==> flow/design.v <==
module fullAdder(sum,cout,a,b,cin);
output sum,cout;
input a,b,cin;
wire m,n,o;
xor(m,a,b);
and(n,a,b);
xor(sum,m,cin);
and(o,m,cin);
or(cout,o,n);
endmodule 
module mux2to1(out, sel, in1 ,in2);
output out;
input sel,in1,in2;
wire a,b,c;
not(a,sel);
nand(b,in1,a);
nand(c,sel,in2);
nand(out,b,c);
endmodule
module carryLookAheadAdder4bit(sum, cout, a, b, c0);
output [3:0] sum;
output cout;
input [3:0] a,b;
input c0;
wire p0,p1,p2,p3,p0not,p1not,p2not,p3not;
wire g0,g1,g2,g3,g0not,g1not,g2not,g3not;
wire c1,c2,c3,c0not;
not(c0not,c0);
nand(g0not,a[0],b[0]);
not(g0,g0not);
xnor(p0not,a[0],b[0]);
not(p0,p0not);
nand(g1not,a[1],b[1]);
not(g1,g1not);
xnor(p1not,a[1],b[1]);
not(p1,p1not);
nand(g2not,a[2],b[2]);
not(g2,g2not);
xnor(p2not,a[2],b[2]);
not(p2,p2not);
nand(g3not,a[3],b[3]);
not(g3,g3not);
xnor(p3not,a[3],b[3]);
not(p3,p3not);
cy1 carry1(.c1(c1),.p0(p0),.c0(c0),.g0not(g0not));
cy2 carry2(.c2(c2),.p0(p0),.p1(p1),.c0not(c0not),.g0(g0),.g1not(g1not));
cy3 carry3(.c3(c3),.p1(p1),.p2(p2),.p0not(p0not),.c0(c0),.g0not(g0not),.g1(g1),.g2not(g2not));
cy4 carry4(.c4(cout),.p2(p2),.p3(p3),.p1(p1),.p0(p0),.c0not(c0not),.g0(g0),.g1(g1),.g2(g2),.g3(g3));
xor(sum[0],p0,c0);
xor(sum[1],p1,c1);
xor(sum[2],p2,c2);
xor(sum[3],p3,c3);
endmodule 
module cy1(c1,p0,c0,g0not);
output c1;
input p0,c0,g0not;
wire a;
nand(a,p0,c0);
nand(c1,a,g0not);
endmodule
module cy2(c2,p0,p1,c0not,g0,g1not);
output c2;
input p0,p1,c0not,g0,g1not;
wire a,b,c,d;
nand(a,p0,p1);
nor(c,a,c0not);
nand(b,p1,g0);
nand(d,b,g1not);
or(c2,c,d);
endmodule
module cy3(c3,p1,p2,p0not,c0,g0not,g1,g2not);
output c3;
input p1,p2,p0not,c0,g0not,g1,g2not;
wire a,b,c,e,f,g,h;
nand(a,p1,p2);
or(g,a,g0not);
nand(b,p2,g1);
nor(c,a,p0not);
nand(e,b,g2not);
nand(f,c,c0);
nand(h,f,g);
or(c3,h,e);
endmodule 
module cy4(c4,p2,p3,p1,p0,c0not,g0,g1,g2,g3);
output c4;
input p2,p3,p1,p0,c0not,g0,g1,g2,g3;
wire a,b,c,d,e,f,g,h,i,j,k,l,m;
and(a,p3,g2);
and(b,p3,p2);
nand(c,p3,p2);
nand(d,p1,g0);
nand(e,p3,p2);
nand(f,p1,p0);
nor(g,g3,a);
nand(h,b,g1);
or(i,c,d);
or(j,e,f);
and(k,h,i);
or(l,j,c0not);
and(m,k,l);
nand(c4,g,m);
endmodule 
module carrySlelectAdder4bit (sum, cout, a, b, cin);
output [3:0] sum;
output cout;
input [3:0] a,b;
input cin;
wire [3:0] sum_0, sum_1;
wire cout_0, cout_1;
carryLookAheadAdder4bit cla0(sum_0[3:0], cout_0, a, b, 1'b0);
carryLookAheadAdder4bit cla1(sum_1[3:0], cout_1, a, b, 1'b1);
mux2to1 m0(sum[0], cin, sum_0[0], sum_1[0]);
mux2to1 m1(sum[1], cin, sum_0[1], sum_1[1]);
mux2to1 m2(sum[2], cin, sum_0[2], sum_1[2]);
mux2to1 m3(sum[3], cin, sum_0[3], sum_1[3]);
mux2to1 m4(cout, cin, cout_0, cout_1);
endmodule
module carrySelectAdder28bit(sum, in1, in2);
output [27:0] sum;
input wire [26:0] in1; 
input wire [27:0] in2;
wire [27:0] in1_padded;
assign in1_padded[26:0] = in1;
assign in1_padded[27] = in1[26];
wire c0,c1,c2,c3,c4,c5,c6,cout;
carrySlelectAdder4bit cla0(sum[3:0], c0, in1_padded[3:0], in2[3:0], 1'b0);
carrySlelectAdder4bit cla1(sum[7:4], c1, in1_padded[7:4], in2[7:4], c0);
carrySlelectAdder4bit cla2(sum[11:8], c2, in1_padded[11:8], in2[11:8], c1);
carrySlelectAdder4bit cla3(sum[15:12], c3, in1_padded[15:12], in2[15:12], c2);
carrySlelectAdder4bit cla4(sum[19:16], c4, in1_padded[19:16], in2[19:16], c3);
carrySlelectAdder4bit cla5(sum[23:20], c5, in1_padded[23:20], in2[23:20], c4);
carrySlelectAdder4bit cla6(sum[27:24], c6, in1_padded[27:24], in2[27:24], c5);
endmodule
module carrySelectAdder32bit(sum, in1, in2);
output [31:0] sum;
input [31:0] in1, in2;
wire c0,c1,c2,c3,c4,c5,c6,cout;
carrySlelectAdder4bit cla0(sum[3:0], c0, in1[3:0], in2[3:0], 1'b0);
carrySlelectAdder4bit cla1(sum[7:4], c1, in1[7:4], in2[7:4], c0);
carrySlelectAdder4bit cla2(sum[11:8], c2, in1[11:8], in2[11:8], c1);
carrySlelectAdder4bit cla3(sum[15:12], c3, in1[15:12], in2[15:12], c2);
carrySlelectAdder4bit cla4(sum[19:16], c4, in1[19:16], in2[19:16], c3);
carrySlelectAdder4bit cla5(sum[23:20], c5, in1[23:20], in2[23:20], c4);
carrySlelectAdder4bit cla6(sum[27:24], c6, in1[27:24], in2[27:24], c5);
carrySlelectAdder4bit cla7(sum[31:28], cout, in1[31:28], in2[31:28], c6);
endmodule
module carrySelectAdder40bit(sum, in1, in2);
output [39:0] sum;
input [39:0] in1, in2;
wire c0,c1,c2,c3,c4,c5,c6,c7,c8,cout;
carrySlelectAdder4bit cla0(sum[3:0], c0, in1[3:0], in2[3:0], 1'b0);
carrySlelectAdder4bit cla1(sum[7:4], c1, in1[7:4], in2[7:4], c0);
carrySlelectAdder4bit cla2(sum[11:8], c2, in1[11:8], in2[11:8], c1);
carrySlelectAdder4bit cla3(sum[15:12], c3, in1[15:12], in2[15:12], c2);
carrySlelectAdder4bit cla4(sum[19:16], c4, in1[19:16], in2[19:16], c3);
carrySlelectAdder4bit cla5(sum[23:20], c5, in1[23:20], in2[23:20], c4);
carrySlelectAdder4bit cla6(sum[27:24], c6, in1[27:24], in2[27:24], c5);
carrySlelectAdder4bit cla7(sum[31:28], c7, in1[31:28], in2[31:28], c6);
carrySlelectAdder4bit cla8(sum[35:32], c8, in1[35:32], in2[35:32], c7);
carrySlelectAdder4bit cla9(sum[39:36], cout, in1[39:36], in2[39:36], c8);
endmodule
module carrySaveAdder32bit(sum,carry,in1,in2,in3);
output [31:0] sum, carry;
input [31:0] in1, in2, in3;
wire garbage;
assign carry[0] = 1'b0;
fullAdder f0(.sum(sum[0]),.cout(carry[1]),.a(in1[0]),.b(in2[0]),.cin(in3[0]));
fullAdder f1(.sum(sum[1]),.cout(carry[2]),.a(in1[1]),.b(in2[1]),.cin(in3[1]));
fullAdder f2(.sum(sum[2]),.cout(carry[3]),.a(in1[2]),.b(in2[2]),.cin(in3[2]));
fullAdder f3(.sum(sum[3]),.cout(carry[4]),.a(in1[3]),.b(in2[3]),.cin(in3[3]));
fullAdder f4(.sum(sum[4]),.cout(carry[5]),.a(in1[4]),.b(in2[4]),.cin(in3[4]));
fullAdder f5(.sum(sum[5]),.cout(carry[6]),.a(in1[5]),.b(in2[5]),.cin(in3[5]));
fullAdder f6(.sum(sum[6]),.cout(carry[7]),.a(in1[6]),.b(in2[6]),.cin(in3[6]));
fullAdder f7(.sum(sum[7]),.cout(carry[8]),.a(in1[7]),.b(in2[7]),.cin(in3[7]));
fullAdder f8(.sum(sum[8]),.cout(carry[9]),.a(in1[8]),.b(in2[8]),.cin(in3[8]));
fullAdder f9(.sum(sum[9]),.cout(carry[10]),.a(in1[9]),.b(in2[9]),.cin(in3[9]));
fullAdder f10(.sum(sum[10]),.cout(carry[11]),.a(in1[10]),.b(in2[10]),.cin(in3[10]));
fullAdder f11(.sum(sum[11]),.cout(carry[12]),.a(in1[11]),.b(in2[11]),.cin(in3[11]));
fullAdder f12(.sum(sum[12]),.cout(carry[13]),.a(in1[12]),.b(in2[12]),.cin(in3[12]));
fullAdder f13(.sum(sum[13]),.cout(carry[14]),.a(in1[13]),.b(in2[13]),.cin(in3[13]));
fullAdder f14(.sum(sum[14]),.cout(carry[15]),.a(in1[14]),.b(in2[14]),.cin(in3[14]));
fullAdder f15(.sum(sum[15]),.cout(carry[16]),.a(in1[15]),.b(in2[15]),.cin(in3[15]));
fullAdder f16(.sum(sum[16]),.cout(carry[17]),.a(in1[16]),.b(in2[16]),.cin(in3[16]));
fullAdder f17(.sum(sum[17]),.cout(carry[18]),.a(in1[17]),.b(in2[17]),.cin(in3[17]));
fullAdder f18(.sum(sum[18]),.cout(carry[19]),.a(in1[18]),.b(in2[18]),.cin(in3[18]));
fullAdder f19(.sum(sum[19]),.cout(carry[20]),.a(in1[19]),.b(in2[19]),.cin(in3[19]));
fullAdder f20(.sum(sum[20]),.cout(carry[21]),.a(in1[20]),.b(in2[20]),.cin(in3[20]));
fullAdder f21(.sum(sum[21]),.cout(carry[22]),.a(in1[21]),.b(in2[21]),.cin(in3[21]));
fullAdder f22(.sum(sum[22]),.cout(carry[23]),.a(in1[22]),.b(in2[22]),.cin(in3[22]));
fullAdder f23(.sum(sum[23]),.cout(carry[24]),.a(in1[23]),.b(in2[23]),.cin(in3[23]));
fullAdder f24(.sum(sum[24]),.cout(carry[25]),.a(in1[24]),.b(in2[24]),.cin(in3[24]));
fullAdder f25(.sum(sum[25]),.cout(carry[26]),.a(in1[25]),.b(in2[25]),.cin(in3[25]));
fullAdder f26(.sum(sum[26]),.cout(carry[27]),.a(in1[26]),.b(in2[26]),.cin(in3[26]));
fullAdder f27(.sum(sum[27]),.cout(carry[28]),.a(in1[27]),.b(in2[27]),.cin(in3[27]));
fullAdder f28(.sum(sum[28]),.cout(carry[29]),.a(in1[28]),.b(in2[28]),.cin(in3[28]));
fullAdder f29(.sum(sum[29]),.cout(carry[30]),.a(in1[29]),.b(in2[29]),.cin(in3[29]));
fullAdder f30(.sum(sum[30]),.cout(carry[31]),.a(in1[30]),.b(in2[30]),.cin(in3[30]));
fullAdder f31(.sum(sum[31]),.cout(garbage),.a(in1[31]),.b(in2[31]),.cin(in3[31]));
endmodule 
module boothEncoderDecoder(PPIJ, BIP1, BI, BIM1, AJ, AJM1);
output PPIJ;
input BIP1, BI, BIM1, AJ, AJM1;
wire a,b,c,d,e,f,g,h,i;
xor(a,BI,BIM1);
xor(b,BIP1,BI);
xor(c,BIP1,AJM1);
xor(d,BI,BIM1);
xor(e,BIP1,AJ);
nand(f,b,c);
nand(g,d,e);
nor(h,a,f);
not(i,h);
nand(PPIJ,i,g);
endmodule  
module partialProductGenerator(PP, neg, MD, MRIP1, MRI, MRIM1);
output [17:0] PP;
output neg;
input [15:0] MD;
input MRIP1, MRI, MRIM1;
boothEncoderDecoder PP0(PP[0], MRIP1, MRI, MRIM1, MD[0], 1'b0);
boothEncoderDecoder PP1(PP[1], MRIP1, MRI, MRIM1, MD[1], MD[0]);
boothEncoderDecoder PP2(PP[2], MRIP1, MRI, MRIM1, MD[2], MD[1]);
boothEncoderDecoder PP3(PP[3], MRIP1, MRI, MRIM1, MD[3], MD[2]);
boothEncoderDecoder PP4(PP[4], MRIP1, MRI, MRIM1, MD[4], MD[3]);
boothEncoderDecoder PP5(PP[5], MRIP1, MRI, MRIM1, MD[5], MD[4]);
boothEncoderDecoder PP6(PP[6], MRIP1, MRI, MRIM1, MD[6], MD[5]);
boothEncoderDecoder PP7(PP[7], MRIP1, MRI, MRIM1, MD[7], MD[6]);
boothEncoderDecoder PP8(PP[8], MRIP1, MRI, MRIM1, MD[8], MD[7]);
boothEncoderDecoder PP9(PP[9], MRIP1, MRI, MRIM1, MD[9], MD[8]);
boothEncoderDecoder PP10(PP[10], MRIP1, MRI, MRIM1, MD[10], MD[9]);
boothEncoderDecoder PP11(PP[11], MRIP1, MRI, MRIM1, MD[11], MD[10]);
boothEncoderDecoder PP12(PP[12], MRIP1, MRI, MRIM1, MD[12], MD[11]);
boothEncoderDecoder PP13(PP[13], MRIP1, MRI, MRIM1, MD[13], MD[12]);
boothEncoderDecoder PP14(PP[14], MRIP1, MRI, MRIM1, MD[14], MD[13]);
boothEncoderDecoder PP15(PP[15], MRIP1, MRI, MRIM1, MD[15], MD[14]);
boothEncoderDecoder PP16(PP[16], MRIP1, MRI, MRIM1, MD[15], MD[15]);
boothEncoderDecoder PP17(PP[17], MRIP1, MRI, MRIM1, MD[15], MD[15]);
getNegBit n0(neg,MD[15],PP[17],MRIP1, MRI, MRIM1);
endmodule
module getNegBit(neg,MD_MSB, PP_MSB,MRIP1, MRI, MRIM1);
output neg;
input MRIP1, MRI, MRIM1, MD_MSB, PP_MSB;
wire all_1, all_0, a,b,c,d,e,f;
nand(a,MRIP1,MRI);
not(b,MRIM1);
nor(all_1,a,b);
nor(c,MRIP1,MRI);
not(d,MRIM1);
and(all_0,c,d);
nor(e,all_0,all_1);
xor(f,PP_MSB,MD_MSB);
and(neg,e,f);
endmodule
module generatePartialProducts(PP0,PP1,PP2,PP3,PP4,PP5,PP6,PP7,PP8,neg,MD,MR);
output [17:0] PP0,PP1,PP2,PP3,PP4,PP5,PP6,PP7,PP8;
output [7:0] neg;
input [15:0] MD, MR;
wire not_used;
partialProductGenerator P0(PP0, neg[0], MD, MR[1], MR[0], 1'b0);
partialProductGenerator P1(PP1, neg[1], MD, MR[3], MR[2], MR[1]);
partialProductGenerator P2(PP2, neg[2], MD, MR[5], MR[4], MR[3]);
partialProductGenerator P3(PP3, neg[3], MD, MR[7], MR[6], MR[5]);
partialProductGenerator P4(PP4, neg[4], MD, MR[9], MR[8], MR[7]);
partialProductGenerator P5(PP5, neg[5], MD, MR[11], MR[10], MR[9]);
partialProductGenerator P6(PP6, neg[6], MD, MR[13], MR[12], MR[11]);
partialProductGenerator P7(PP7, neg[7], MD, MR[15], MR[14], MR[13]);
partialProductGenerator P8(PP8, not_used, MD, MR[15] ,MR[15], MR[15]);
endmodule
module mac_16bit(out_rounded,md,mr,clk,rst);
output reg [26:0] out_rounded;
input [15:0] md,mr;               
input clk,rst;
reg [15:0] MD,MR;
reg [39:0] acc;
wire [39:0] mult_out;
wire [17:0] PP0,PP1,PP2,PP3,PP4,PP5,PP6,PP7,PP8;
reg [31:0] PP0_reg,PP1_reg,PP2_reg,PP3_reg,PP4_reg,PP5_reg,PP6_reg,PP7_reg,PP8_reg;
wire [31:0] PP0_FULL,PP1_FULL,PP2_FULL,PP3_FULL,PP4_FULL,PP5_FULL,PP6_FULL,PP7_FULL,PP8_FULL;
wire [7:0] neg;
wire [31:0] sum0,carry0,sum1,carry1,sum2,carry2,sum3,carry3,sum4,carry4,sum5,carry5,sum6,carry6;
wire [39:0] new_acc;
reg [2:0] setup_count;
reg setup_completed;
reg [8:0] count;
generatePartialProducts PP(.PP0(PP0),.PP1(PP1),.PP2(PP2),.PP3(PP3),.PP4(PP4),.PP5(PP5),.PP6(PP6),.PP7(PP7),.PP8(PP8),.neg(neg),.MD(MD),.MR(MR));
genvar i;
assign PP0_FULL[16:0] = PP0;
for(i=31; i>16; i=i-1) begin
  assign PP0_FULL[i] = PP0_FULL[16];
end
assign PP1_FULL[18:2] = PP1;
for(i=31; i>18; i=i-1) begin
  assign PP1_FULL[i] = PP1_FULL[18];
end
assign PP1_FULL[1] = 1'b0;
assign PP1_FULL[0] = neg[0];
assign PP2_FULL[20:4] = PP2;
for(i=31; i>20; i=i-1) begin
  assign PP2_FULL[i] = PP2_FULL[20];
end
assign PP2_FULL[3] = 1'b0;
assign PP2_FULL[2] = neg[1];
for(i=0; i<2; i=i+1) begin
  assign PP2_FULL[i] = 1'b0;
end
assign PP3_FULL[22:6] = PP3;
for(i=31; i>22; i=i-1) begin
  assign PP3_FULL[i] = PP3_FULL[22];
end
assign PP3_FULL[5] = 1'b0;
assign PP3_FULL[4] = neg[2];
for(i=0; i<4; i=i+1) begin
  assign PP3_FULL[i] = 1'b0;
end
assign PP4_FULL[24:8] = PP4;
for(i=31; i>24; i=i-1) begin
  assign PP4_FULL[i] = PP4_FULL[24];
end
assign PP4_FULL[7] = 1'b0;
assign PP4_FULL[6] = neg[3];
for(i=0; i<6; i=i+1) begin
  assign PP4_FULL[i] = 1'b0;
end
assign PP5_FULL[26:10] = PP5;
for(i=31; i>26; i=i-1) begin
  assign PP5_FULL[i] = PP5_FULL[26];
end
assign PP5_FULL[9] = 1'b0;
assign PP5_FULL[8] = neg[4];
for(i=0; i<8; i=i+1) begin
  assign PP5_FULL[i] = 1'b0;
end
assign PP6_FULL[28:12] = PP6;
for(i=31; i>28; i=i-1) begin
  assign PP6_FULL[i] = PP6_FULL[28];
end
assign PP6_FULL[11] = 1'b0;
assign PP6_FULL[10] = neg[5];
for(i=0; i<10; i=i+1) begin
  assign PP6_FULL[i] = 1'b0;
end
assign PP7_FULL[30:14] = PP7;
assign PP7_FULL[31] = PP7_FULL[30];
assign PP7_FULL[13] = 1'b0;
assign PP7_FULL[12] = neg[6];
for(i=0; i<12; i=i+1) begin
  assign PP7_FULL[i] = 1'b0;
end
assign PP8_FULL[31:16] = PP8[15:0];
assign PP8_FULL[15] = 1'b0;
assign PP8_FULL[14] = neg[7];
for(i=0; i<14; i=i+1) begin
  assign PP8_FULL[i] = 1'b0;
end
carrySaveAdder32bit csa0(.sum(sum0),.carry(carry0),.in1(PP0_reg),.in2(PP1_reg),.in3(PP2_reg));
carrySaveAdder32bit csa1(.sum(sum1),.carry(carry1),.in1(PP3_reg),.in2(PP4_reg),.in3(PP5_reg));
carrySaveAdder32bit csa2(.sum(sum2),.carry(carry2),.in1(PP6_reg),.in2(PP7_reg),.in3(PP8_reg));
carrySaveAdder32bit csa3(.sum(sum3),.carry(carry3),.in1(sum0),.in2(carry0),.in3(sum1));
carrySaveAdder32bit csa4(.sum(sum4),.carry(carry4),.in1(carry1),.in2(sum2),.in3(carry2));
carrySaveAdder32bit csa5(.sum(sum5),.carry(carry5),.in1(sum3),.in2(carry3),.in3(sum4));
carrySaveAdder32bit csa6(.sum(sum6),.carry(carry6),.in1(sum5),.in2(carry5),.in3(carry4));
carrySelectAdder32bit cla0(.sum(mult_out[31:0]), .in1(sum6), .in2(carry6));
for(i=32; i<40; i=i+1) begin
  assign mult_out[i] = mult_out[31];
end
carrySelectAdder40bit cla1(.sum(new_acc), .in1(mult_out), .in2(acc));
wire a,b,c,d,e,f,g,h,j,k,l,m,OR;
wire up_down_select;
nor(a,acc[1],acc[0]);
nor(b,acc[3],acc[2]);
nor(c,acc[5],acc[4]);
nor(d,acc[7],acc[6]);
nor(e,acc[9],acc[8]);
nor(f,acc[11],acc[10]);
and(g,a,b);
and(h,c,d);
and(m,e,f);
and(j,h,m);
nand(OR,g,j);
nand(k,acc[12],acc[13]);
nand(l,acc[12],OR);
nand(up_down_select,k,l);
wire [27:0] out_up;
wire [26:0] out_rounded_wire;
carrySelectAdder28bit add0(out_up, acc[39:13], 28'b0000000000000000000000000001);
mux2to1 m0(out_rounded_wire[0], up_down_select, acc[13], out_up[0]);
mux2to1 m1(out_rounded_wire[1], up_down_select, acc[14], out_up[1]);
mux2to1 m2(out_rounded_wire[2], up_down_select, acc[15], out_up[2]);
mux2to1 m3(out_rounded_wire[3], up_down_select, acc[16], out_up[3]);
mux2to1 m4(out_rounded_wire[4], up_down_select, acc[17], out_up[4]);
mux2to1 m5(out_rounded_wire[5], up_down_select, acc[18], out_up[5]);
mux2to1 m6(out_rounded_wire[6], up_down_select, acc[19], out_up[6]);
mux2to1 m7(out_rounded_wire[7], up_down_select, acc[20], out_up[7]);
mux2to1 m8(out_rounded_wire[8], up_down_select, acc[21], out_up[8]);
mux2to1 m9(out_rounded_wire[9], up_down_select, acc[22], out_up[9]);
mux2to1 m10(out_rounded_wire[10], up_down_select, acc[23], out_up[10]);
mux2to1 m11(out_rounded_wire[11], up_down_select, acc[24], out_up[11]);
mux2to1 m12(out_rounded_wire[12], up_down_select, acc[25], out_up[12]);
mux2to1 m13(out_rounded_wire[13], up_down_select, acc[26], out_up[13]);
mux2to1 m14(out_rounded_wire[14], up_down_select, acc[27], out_up[14]);
mux2to1 m15(out_rounded_wire[15], up_down_select, acc[28], out_up[15]);
mux2to1 m16(out_rounded_wire[16], up_down_select, acc[29], out_up[16]);
mux2to1 m17(out_rounded_wire[17], up_down_select, acc[30], out_up[17]);
mux2to1 m18(out_rounded_wire[18], up_down_select, acc[31], out_up[18]);
mux2to1 m19(out_rounded_wire[19], up_down_select, acc[32], out_up[19]);
mux2to1 m20(out_rounded_wire[20], up_down_select, acc[33], out_up[20]);
mux2to1 m21(out_rounded_wire[21], up_down_select, acc[34], out_up[21]);
mux2to1 m22(out_rounded_wire[22], up_down_select, acc[35], out_up[22]);
mux2to1 m23(out_rounded_wire[23], up_down_select, acc[36], out_up[23]);
mux2to1 m24(out_rounded_wire[24], up_down_select, acc[37], out_up[24]);
mux2to1 m25(out_rounded_wire[25], up_down_select, acc[38], out_up[25]);
mux2to1 m26(out_rounded_wire[26], up_down_select, acc[39], out_up[26]);
always @ (posedge clk)
begin
if(setup_count == 3 && !setup_completed && rst)
begin
setup_completed <= 1;
MD <= md;
MR <= mr;
PP0_reg <= PP0_FULL;
PP1_reg <= PP1_FULL;
PP2_reg <= PP2_FULL;
PP3_reg <= PP3_FULL;
PP4_reg <= PP4_FULL;
PP5_reg <= PP5_FULL;
PP6_reg <= PP6_FULL;
PP7_reg <= PP7_FULL;
PP8_reg <= PP8_FULL;
acc <= new_acc;
out_rounded <= out_rounded_wire;
count <= 1;
end
else if(!setup_completed && rst)
begin
MD <= md;
MR <= mr;
PP0_reg <= PP0_FULL;
PP1_reg <= PP1_FULL;
PP2_reg <= PP2_FULL;
PP3_reg <= PP3_FULL;
PP4_reg <= PP4_FULL;
PP5_reg <= PP5_FULL;
PP6_reg <= PP6_FULL;
PP7_reg <= PP7_FULL;
PP8_reg <= PP8_FULL;
acc <= new_acc;
out_rounded <= out_rounded_wire;
setup_count <= setup_count + 1;
end
if(count != 0 && rst)
begin
MD <= md;
MR <= mr;
PP0_reg <= PP0_FULL;
PP1_reg <= PP1_FULL;
PP2_reg <= PP2_FULL;
PP3_reg <= PP3_FULL;
PP4_reg <= PP4_FULL;
PP5_reg <= PP5_FULL;
PP6_reg <= PP6_FULL;
PP7_reg <= PP7_FULL;
PP8_reg <= PP8_FULL;
acc <= new_acc;
count <= count + 1;
out_rounded <= out_rounded_wire;
end
if(!rst)
begin
acc <= 0;
MD <= 0;
MR <= 0;
out_rounded <= 0;
setup_count <= 0;
setup_completed <= 0;
count <= 0;
PP0_reg <= 0;
PP1_reg <= 0;
PP2_reg <= 0;
PP3_reg <= 0;
PP4_reg <= 0;
PP5_reg <= 0;
PP6_reg <= 0;
PP7_reg <= 0;
PP8_reg <= 0;
end
if(count == 256)
begin
acc <= 0;
out_rounded <= 0;
setup_count <= 1;
setup_completed <= 0;
count <= 0;
PP0_reg <= 0;
PP1_reg <= 0;
PP2_reg <= 0;
PP3_reg <= 0;
PP4_reg <= 0;
PP5_reg <= 0;
PP6_reg <= 0;
PP7_reg <= 0;
PP8_reg <= 0;
end
end
endmodule
Subject: tool reports on mac_16bit

Hi,

Reports on mac_16bit
Each step is given for the RTL above and for the edited RTL.
"before" refers to lines of the RTL above, "after" to lines of the edited file.
"change": "after" minus "before" as printed here. "rel. change": 100 x difference / "before".
Operators: Yosys type, input widths -> output width; for muxes data width and select width s.
Cell names lack the library's common part.
A cell with n/a has no value.

design
  top module = mac_16bit
  clock port = clk
  cell library = sky130hd
  library corner = tt_025C_1v80

Diff
Unified diff, file above to edited file.
This change comes from a script, not from a designer; no optimisation was intended.

begin of diff
@@ -413,5 +413,5 @@
 always @ (posedge clk)
 begin
-if(setup_count == 3 && !setup_completed && rst)
+if(setup_count >= 3 && !setup_completed && rst)
 begin
 setup_completed <= 1;
end of diff

Elaborated design
Source: Yosys, flattened and elaborated, memories not mapped. Widths are those after wreduce. Registers that Yosys merges into a memory's read port (data or address) are not register bits. Print and check cells do not count. Equal cells are merged and count once.

word-level totals
  item                             before  after  change  rel. change (%)
  ROM bits                         0       0      0       n/a
  cells after elaboration          3,779   3,779  0       0.00
  memories kept                    0       0      0       n/a
  bits in writable memories        0       0      0       n/a
  output and inout bits            27      27     0       0.00
  bits of input ports              34      34     0       0.00
  bits in registers                336     336    0       0.00
  clocked read ports x word width  0       0      0       n/a
  latch bits                       0       0      0       n/a

operators by class
  item                       before  after  change  rel. change (%)
  muxes and demuxes          44      44     0       0.00
  div/mod/pow operators      0       0      0       n/a
  multipliers                0       0      0       n/a
  magnitude comparators      0       1      +1      n/a
  bitwise logic cells        3,701   3,701  0       0.00
  shift operators            0       0      0       n/a
  eq/ne operators            4       3      -1      -25.00
  reduce/logical cells       11      11     0       0.00
  add/subtract/negate cells  2       2      0       0.00

operators with widths
  operator             before  after  change  rel. change (%)
  $eq 3x2->1 const B   1       0      -1      -100.00
  $ge 3x2->1 const B   0       1      +1      n/a
  $and 1x1->1          1,441   1,441  0       0.00
  $not 1->1            1,136   1,136  0       0.00
  $xor 1x1->1          675     675    0       0.00
  $or 1x1->1           449     449    0       0.00
  $mux 32              27      27     0       0.00
  $mux 16              6       6      0       0.00
  $logic_and 1x1->1    4       4      0       0.00
  $mux 1               3       3      0       0.00
  $mux 27              3       3      0       0.00
  $mux 40              3       3      0       0.00
  $mux 9               2       2      0       0.00
  $reduce_and 2->1     2       2      0       0.00
  $add 3x1->3 const B  1       1      0       0.00
  $add 9x1->9 const B  1       1      0       0.00
  $eq 9x9->1 const B   1       1      0       0.00
  $logic_not 1->1      1       1      0       0.00
  $ne 2x1->1 const B   1       1      0       0.00
  $ne 2x2->1 const B   1       1      0       0.00
  $reduce_bool 2->1    1       1      0       0.00
  $reduce_bool 3->1    1       1      0       0.00
  $reduce_bool 9->1    1       1      0       0.00
  $reduce_or 2->1      1       1      0       0.00

Depth
Depth = most cells in a row (Yosys ltp): at word level without a register or memory, in the mapped netlist without a sequential cell, where the memories' decode and read muxes count.

logic depth
  item                          before  after  change  rel. change (%)
  depth after elaboration       66      66     0       0.00
  ABC_AREA                      0       0      n/a     n/a
  mapped depth                  30      31     +1      +3.33
  depth with buffers taken out  30      31     +1      +3.33

Synthesis result
The flow's flattened synthesis, as Yosys stat reports it; memories are mapped. The netlist is that of the ABC_AREA named above (0 if unset); the other value can give another one.

mapped netlist
  item                             before    after     change  rel. change (%)
  buffer cells                     211       194       -17     -8.06
  mapped area (um^2)               20,368.3  20,134.3  -234.0  -1.15
  flip-flop cells                  256       256       0       0.00
  area of sequential cells (um^2)  5,124.9   5,124.9   0.0     0.00
  cell count                       2,446     2,383     -63     -2.58

cells by type
  cell type  before  after  change  rel. change (%)
  a21oi_1    248     205    -43     -17.34
  nand2_1    291     254    -37     -12.71
  a21boi_0   5       35     +30     +600.00
  a221oi_1   0       20     +20     n/a
  a211oi_1   58      39     -19     -32.76
  nor3_1     15      29     +14     +93.33
  xnor2_1    74      85     +11     +14.86
  clkbuf_1   195     186    -9      -4.62
  and2_1     1       10     +9      +900.00
  nand3_1    124     116    -8      -6.45
  buf_1      13      5      -8      -61.54
  o31a_1     1       9      +8      +800.00
  a221o_1    105     98     -7      -6.67
  o221ai_1   105     98     -7      -6.67
  xor2_1     44      51     +7      +15.91
  o21ai_0    32      39     +7      +21.88
  a2bb2oi_1  8       1      -7      -87.50
  or3_1      15      9      -6      -40.00

The list need not be complete.
By module: a second synthesis without flattening, with its own total; a netlist apart from the flattened one above.

unflattened totals
  item                                     before    after     change  rel. change (%)
  cell total of the unflattened synthesis  4,156     4,158     +2      +0.05
  area (unflattened synthesis) (um^2)      37,237.0  37,282.0  +45.0   +0.12

Rows give one instance, submodules left out.

modules, before
  module                   times used  sequential area (um^2)  area (um^2)  cells
  mac_16bit                1           5,445.2                 11,467.2     1,307
  boothEncoderDecoder      162         0.0                     43.8         5
  carryLookAheadAdder4bit  50          0.0                     141.4        16
  fullAdder                224         0.0                     20.0         1
  mux2to1                  152         0.0                     15.0         1
  cy4                      50          0.0                     30.0         6
  cy3                      50          0.0                     25.0         5
  cy2                      50          0.0                     20.0         3
  cy1                      50          0.0                     10.0         1
  getNegBit                9           0.0                     30.0         4
  carrySlelectAdder4bit    25          0.0                     7.5          2
  carrySaveAdder32bit      7           0.0                     11.3         2
  (name not given)         9           0.0                     3.8          1
  carrySelectAdder28bit    1           0.0                     3.8          1

before: Further modules, not shown: 3.

modules, after
  module                   times used  sequential area (um^2)  area (um^2)  cells
  mac_16bit                1           5,445.2                 11,512.3     1,309
  boothEncoderDecoder      162         0.0                     43.8         5
  carryLookAheadAdder4bit  50          0.0                     141.4        16
  fullAdder                224         0.0                     20.0         1
  mux2to1                  152         0.0                     15.0         1
  cy4                      50          0.0                     30.0         6
  cy3                      50          0.0                     25.0         5
  cy2                      50          0.0                     20.0         3
  cy1                      50          0.0                     10.0         1
  getNegBit                9           0.0                     30.0         4
  carrySlelectAdder4bit    25          0.0                     7.5          2
  carrySaveAdder32bit      7           0.0                     11.3         2
  (name not given)         9           0.0                     3.8          1
  carrySelectAdder28bit    1           0.0                     3.8          1

after: Further modules, not shown: 3.

Path before layout
OpenSTA on the mapped netlist: ideal clock, no wires. The path of least setup slack (recovery checks aside). Input and output delay are each 20% of the period. Register names are those of the netlist, which keeps one name where synthesis merged equal registers.

timing after synthesis
  item                                 before                after                 change  rel. change (%)
  path type                            register -> register  register -> register  n/a     n/a
  from                                 reg PP2_reg[13]       reg PP0_reg[30]       n/a     n/a
  to                                   reg acc[37]           reg acc[39]           n/a     n/a
  stages on the path                   28                    26                    -2      -7.14
  path delay (ns)                      6.693                 6.963                 +0.270  +4.03
  slack (ns)                           0.208                 -0.062                -0.270  n/a
  clock period (ns)                    6.9                   6.9                   0.0     0.00
  arrival time (ns)                    6.607                 6.891                 +0.284  +4.30
  time at the first pin (ns)           0.000                 0.000                 0.000   n/a
  data required time (ns)              6.814                 6.828                 +0.014  +0.21
  buffers on the path                  0                     0                     0       n/a
  library setup time (ns)              0.086                 0.072                 -0.014  n/a
  period reached after synthesis (ns)  6.692                 6.962                 +0.270  +4.03

"path delay" is the arrival time less input delay plus setup time.
"stages on the path" counts driving pins, that of a launching flip-flop among them; a cell with two outputs on the path counts twice.
"period reached after synthesis" = period - worst setup slack (recovery checks aside). The figure is calculated, with input and output delays left at 20% of the set period.
The rows between start and end are the longest chain of elaborated cells between them; the timing report does not say that the signal goes this way. Where chains are equally long, one stands for them.
Each line given opens the expression or statement behind the cell; cells for indexed reads and writes are added by Yosys, which also makes memories of some case tables.
At most two assigning lines are given for a register; there are more.

on the way, after synthesis, before
  path through = dfxtp_1 fa_1 inv_1 fa_1 fa_1 fa_1 inv_1 ha_1 ha_1 nor3_1 o21bai_1 nor3_2 o31a_1 o21ai_0 a21o_1 mux2i_1 ha_1 ha_1 o21a_1 o21a_1 a2111oi_0 o21ai_0 o21ba_2 o21ai_0 a21oi_1 mux2i_1 nor2_1 a211oi_1
  length of the longest elaborated chain = 60
  elaborated cells between the ends (all ways) = 494
  classes of those cells = mux (3); logic (491)

ends and longest elaborated chain, after synthesis, before
  item             RTL line  source
  from (decl)      277       reg [31:0] PP0_reg,PP1_reg,PP2_reg,PP3_reg,PP4_reg,PP5_reg,PP6_reg,PP7_reg,PP8_reg;
  from (assign)    422       PP2_reg <= PP2_FULL;
  from (assign)    439       PP2_reg <= PP2_FULL;
  $and 1x1->1      8         and(o,m,cin);
  $or 1x1->1       9         or(cout,o,n);
  $xor 1x1->1      5         xor(m,a,b);
  $and 1x1->1      8
  $or 1x1->1       9
  $xor 1x1->1      5
  $xor 1x1->1      7         xor(sum,m,cin);
  [46 not listed]  n/a
  $and 1x1->1      17        nand(c,sel,in2);
  $not 1->1        17
  $and 1x1->1      18        nand(out,b,c);
  $not 1->1        18
  $mux 40          433       else if(!setup_completed && rst)
  $mux 40          415       if(setup_count == 3 && !setup_completed && rst)
  $mux 40          450       if(count != 0 && rst)
  to (assign)      446       acc <= new_acc;
  to (assign)      463       acc <= new_acc;
  to (decl)        274       reg [39:0] acc;

on the way, after synthesis, after
  path through = dfxtp_1 inv_1 fa_1 fa_1 fa_1 inv_1 fa_1 ha_1 ha_1 or3_1 o31ai_2 o21ai_1 a21oi_1 mux2_2 ha_1 ha_1 o21a_1 o21ai_0 nand2b_1 and3_1 a41oi_2 a21oi_2 a2111oi_2 o21ai_0 mux2i_1 mux2i_1
  length of the longest elaborated chain = 43
  elaborated cells between the ends (all ways) = 151
  classes of those cells = mux (3); logic (148)

ends and longest elaborated chain, after synthesis, after
  item             RTL line  source
  from (decl)      277       reg [31:0] PP0_reg,PP1_reg,PP2_reg,PP3_reg,PP4_reg,PP5_reg,PP6_reg,PP7_reg,PP8_reg;
  from (assign)    420       PP0_reg <= PP0_FULL;
  from (assign)    437       PP0_reg <= PP0_FULL;
  $xor 1x1->1      5         xor(m,a,b);
  $xor 1x1->1      7         xor(sum,m,cin);
  $xor 1x1->1      5
  $xor 1x1->1      7
  $xor 1x1->1      5
  $xor 1x1->1      7
  $xor 1x1->1      5
  [29 not listed]  n/a
  $and 1x1->1      17        nand(c,sel,in2);
  $not 1->1        17
  $and 1x1->1      18        nand(out,b,c);
  $not 1->1        18
  $mux 40          433       else if(!setup_completed && rst)
  $mux 40          415       if(setup_count >= 3 && !setup_completed && rst)
  $mux 40          450       if(count != 0 && rst)
  to (assign)      446       acc <= new_acc;
  to (assign)      463       acc <= new_acc;
  to (decl)        274       reg [39:0] acc;

Timing after layout
Path of least setup slack in the final report of the runs of pair 1 (OpenROAD, finished layout, wires in). Where an end is a register, its clock arrival counts in the times.

timing after layout
  item                        before                after                 change  rel. change (%)
  path type                   register -> register  register -> register  n/a     n/a
  from                        reg PP2_reg[13]       reg PP5_reg[11]       n/a     n/a
  to                          reg acc[37]           reg acc[39]           n/a     n/a
  library setup time (ns)     0.09                  0.07                  -0.02   n/a
  clock period (ns)           6.9                   6.9                   0.0     0.00
  data required time (ns)     7.34                  7.38                  +0.04   +0.54
  buffers on the path         2                     0                     -2      -100.00
  slack (ns)                  0.27                  0.08                  -0.19   n/a
  arrival time (ns)           7.07                  7.30                  +0.23   +3.25
  time at the first pin (ns)  0.54                  0.56                  +0.02   +3.70
  stages on the path          29                    29                    0       0.00

The rows between start and end are the longest chain of elaborated cells between them; the timing report does not say that the signal goes this way. Where chains are equally long, one stands for them.
At most two assigning lines are given for a register; there are more.

on the way, after layout, before
  path through = dfxtp_2 fa_1 inv_1 fa_1 fa_1 fa_1 inv_2 buf_6 ha_4 nand4_1 nor4_2 nor3_2 o31a_1 o21ai_1 a21o_1 mux2i_2 ha_1 ha_2 o21a_1 o21a_1 a2111oi_4 buf_4 o21ai_0 o21ba_4 o21ai_1 a21oi_2 mux2i_1 nor2_1 a211oi_1
  length of the longest elaborated chain = 60
  elaborated cells between the ends (all ways) = 494
  classes of those cells = mux (3); logic (491)

ends and longest elaborated chain, after layout, before
  item             RTL line  source
  from (decl)      277       reg [31:0] PP0_reg,PP1_reg,PP2_reg,PP3_reg,PP4_reg,PP5_reg,PP6_reg,PP7_reg,PP8_reg;
  from (assign)    422       PP2_reg <= PP2_FULL;
  from (assign)    439       PP2_reg <= PP2_FULL;
  $and 1x1->1      8         and(o,m,cin);
  $or 1x1->1       9         or(cout,o,n);
  $xor 1x1->1      5         xor(m,a,b);
  $and 1x1->1      8
  $or 1x1->1       9
  $xor 1x1->1      5
  $xor 1x1->1      7         xor(sum,m,cin);
  [46 not listed]  n/a
  $and 1x1->1      17        nand(c,sel,in2);
  $not 1->1        17
  $and 1x1->1      18        nand(out,b,c);
  $not 1->1        18
  $mux 40          433       else if(!setup_completed && rst)
  $mux 40          415       if(setup_count == 3 && !setup_completed && rst)
  $mux 40          450       if(count != 0 && rst)
  to (assign)      446       acc <= new_acc;
  to (assign)      463       acc <= new_acc;
  to (decl)        274       reg [39:0] acc;

on the way, after layout, after
  path through = dfxtp_2 inv_2 fa_1 fa_1 fa_1 fa_1 inv_2 ha_4 o21a_1 o31a_1 a311o_1 and3b_2 o31ai_4 a21boi_2 o21ai_1 nand2b_1 a21oi_2 xnor2_1 ha_1 nand4_1 nor4_2 o311ai_2 nand3_2 a41oi_2 a21oi_2 a2111oi_4 or3_1 mux2i_1 mux2i_1
  length of the longest elaborated chain = 61
  elaborated cells between the ends (all ways) = 513
  classes of those cells = mux (3); logic (510)

ends and longest elaborated chain, after layout, after
  item             RTL line  source
  from (decl)      277       reg [31:0] PP0_reg,PP1_reg,PP2_reg,PP3_reg,PP4_reg,PP5_reg,PP6_reg,PP7_reg,PP8_reg;
  from (assign)    425       PP5_reg <= PP5_FULL;
  from (assign)    442       PP5_reg <= PP5_FULL;
  $xor 1x1->1 x2   7         xor(sum,m,cin);
  $xor 1x1->1      5         xor(m,a,b);
  $xor 1x1->1      7
  $xor 1x1->1      5
  $xor 1x1->1      7
  $xor 1x1->1      43        xnor(p3not,a[3],b[3]);
  $and 1x1->1      89        and(b,p3,p2);
  [46 not listed]  n/a
  $and 1x1->1      17        nand(c,sel,in2);
  $not 1->1        17
  $and 1x1->1      18        nand(out,b,c);
  $not 1->1        18
  $mux 40          433       else if(!setup_completed && rst)
  $mux 40          415       if(setup_count >= 3 && !setup_completed && rst)
  $mux 40          450       if(count != 0 && rst)
  to (assign)      446       acc <= new_acc;
  to (assign)      463       acc <= new_acc;
  to (decl)        274       reg [39:0] acc;

Layout results
Both versions went through the flow (Yosys, OpenROAD) with the same settings in each pair. Constraints: input delay and output delay 20% of the set period each, output load 0.01 pF.

flow settings, pair 1
  period_ns = 6.9
  CAP_MARGIN = 20
  CORE_MARGIN = 2
  CORE_UTILIZATION = 40
  SLEW_MARGIN = 20

final reports, pair 1
  item                                                      before    after     change  rel. change (%)
  power consumption (mW)                                    6.279     13.078    +6.799  +108.28
  utilization after routing (%)                             46.0      46.0      0.0     n/a
  lowest setup slack (ns)                                   0.274     0.078     -0.196  n/a
  area of the standard cells in the finished layout (um^2)  23,090.9  22,987.0  -103.9  -0.45
  worst hold slack in the final report (ns)                 0.452     0.450     -0.002  n/a
  netlist area reported by Yosys (um^2)                     20,368.3  20,134.3  -234.0  -1.15
  total die area (um^2)                                     52,741.4  52,146.0  -595.4  -1.13
  setup total negative slack (ns)                           0.000     0.000     0.000   n/a
  period achieved (ns)                                      6.626     6.822     +0.196  +2.96

flow settings, pair 2
  CORE_ASPECT_RATIO = 0.65
  CORE_UTILIZATION = 65
  CTS_CLUSTER_DIAMETER = 47
  GPL_ROUTABILITY_DRIVEN = 0
  MIN_ROUTING_LAYER = met1
  SETUP_SLACK_MARGIN = 0.03
  TNS_END_PERCENT = 25
  period_ns = 4.21
  CAP_MARGIN = 20
  CORE_MARGIN = 2
  SLEW_MARGIN = 20

final reports, pair 2
  item                                                      before    after     change   rel. change (%)
  power consumption (mW)                                    10.878    24.453    +13.575  +124.79
  utilization after routing (%)                             77.0      78.4      +1.4     n/a
  lowest setup slack (ns)                                   -2.435    -2.776    -0.341   n/a
  area of the standard cells in the finished layout (um^2)  23,834.1  23,656.4  -177.7   -0.75
  worst hold slack in the final report (ns)                 0.453     0.451     -0.002   n/a
  netlist area reported by Yosys (um^2)                     20,368.3  20,134.3  -234.0   -1.15
  total die area (um^2)                                     32,800.3  32,432.5  -367.8   -1.12
  setup total negative slack (ns)                           -51.959   -53.867   -1.908   n/a
  period achieved (ns)                                      6.645     6.986     +0.341   +5.13

"period achieved" is the run's clock period less its worst setup slack. It is reckoned from that one timing run; input and output delays stay at 20% of the period that was set.
"power consumption": no workload was simulated; the value follows from the tool's default switching activity.

Regards
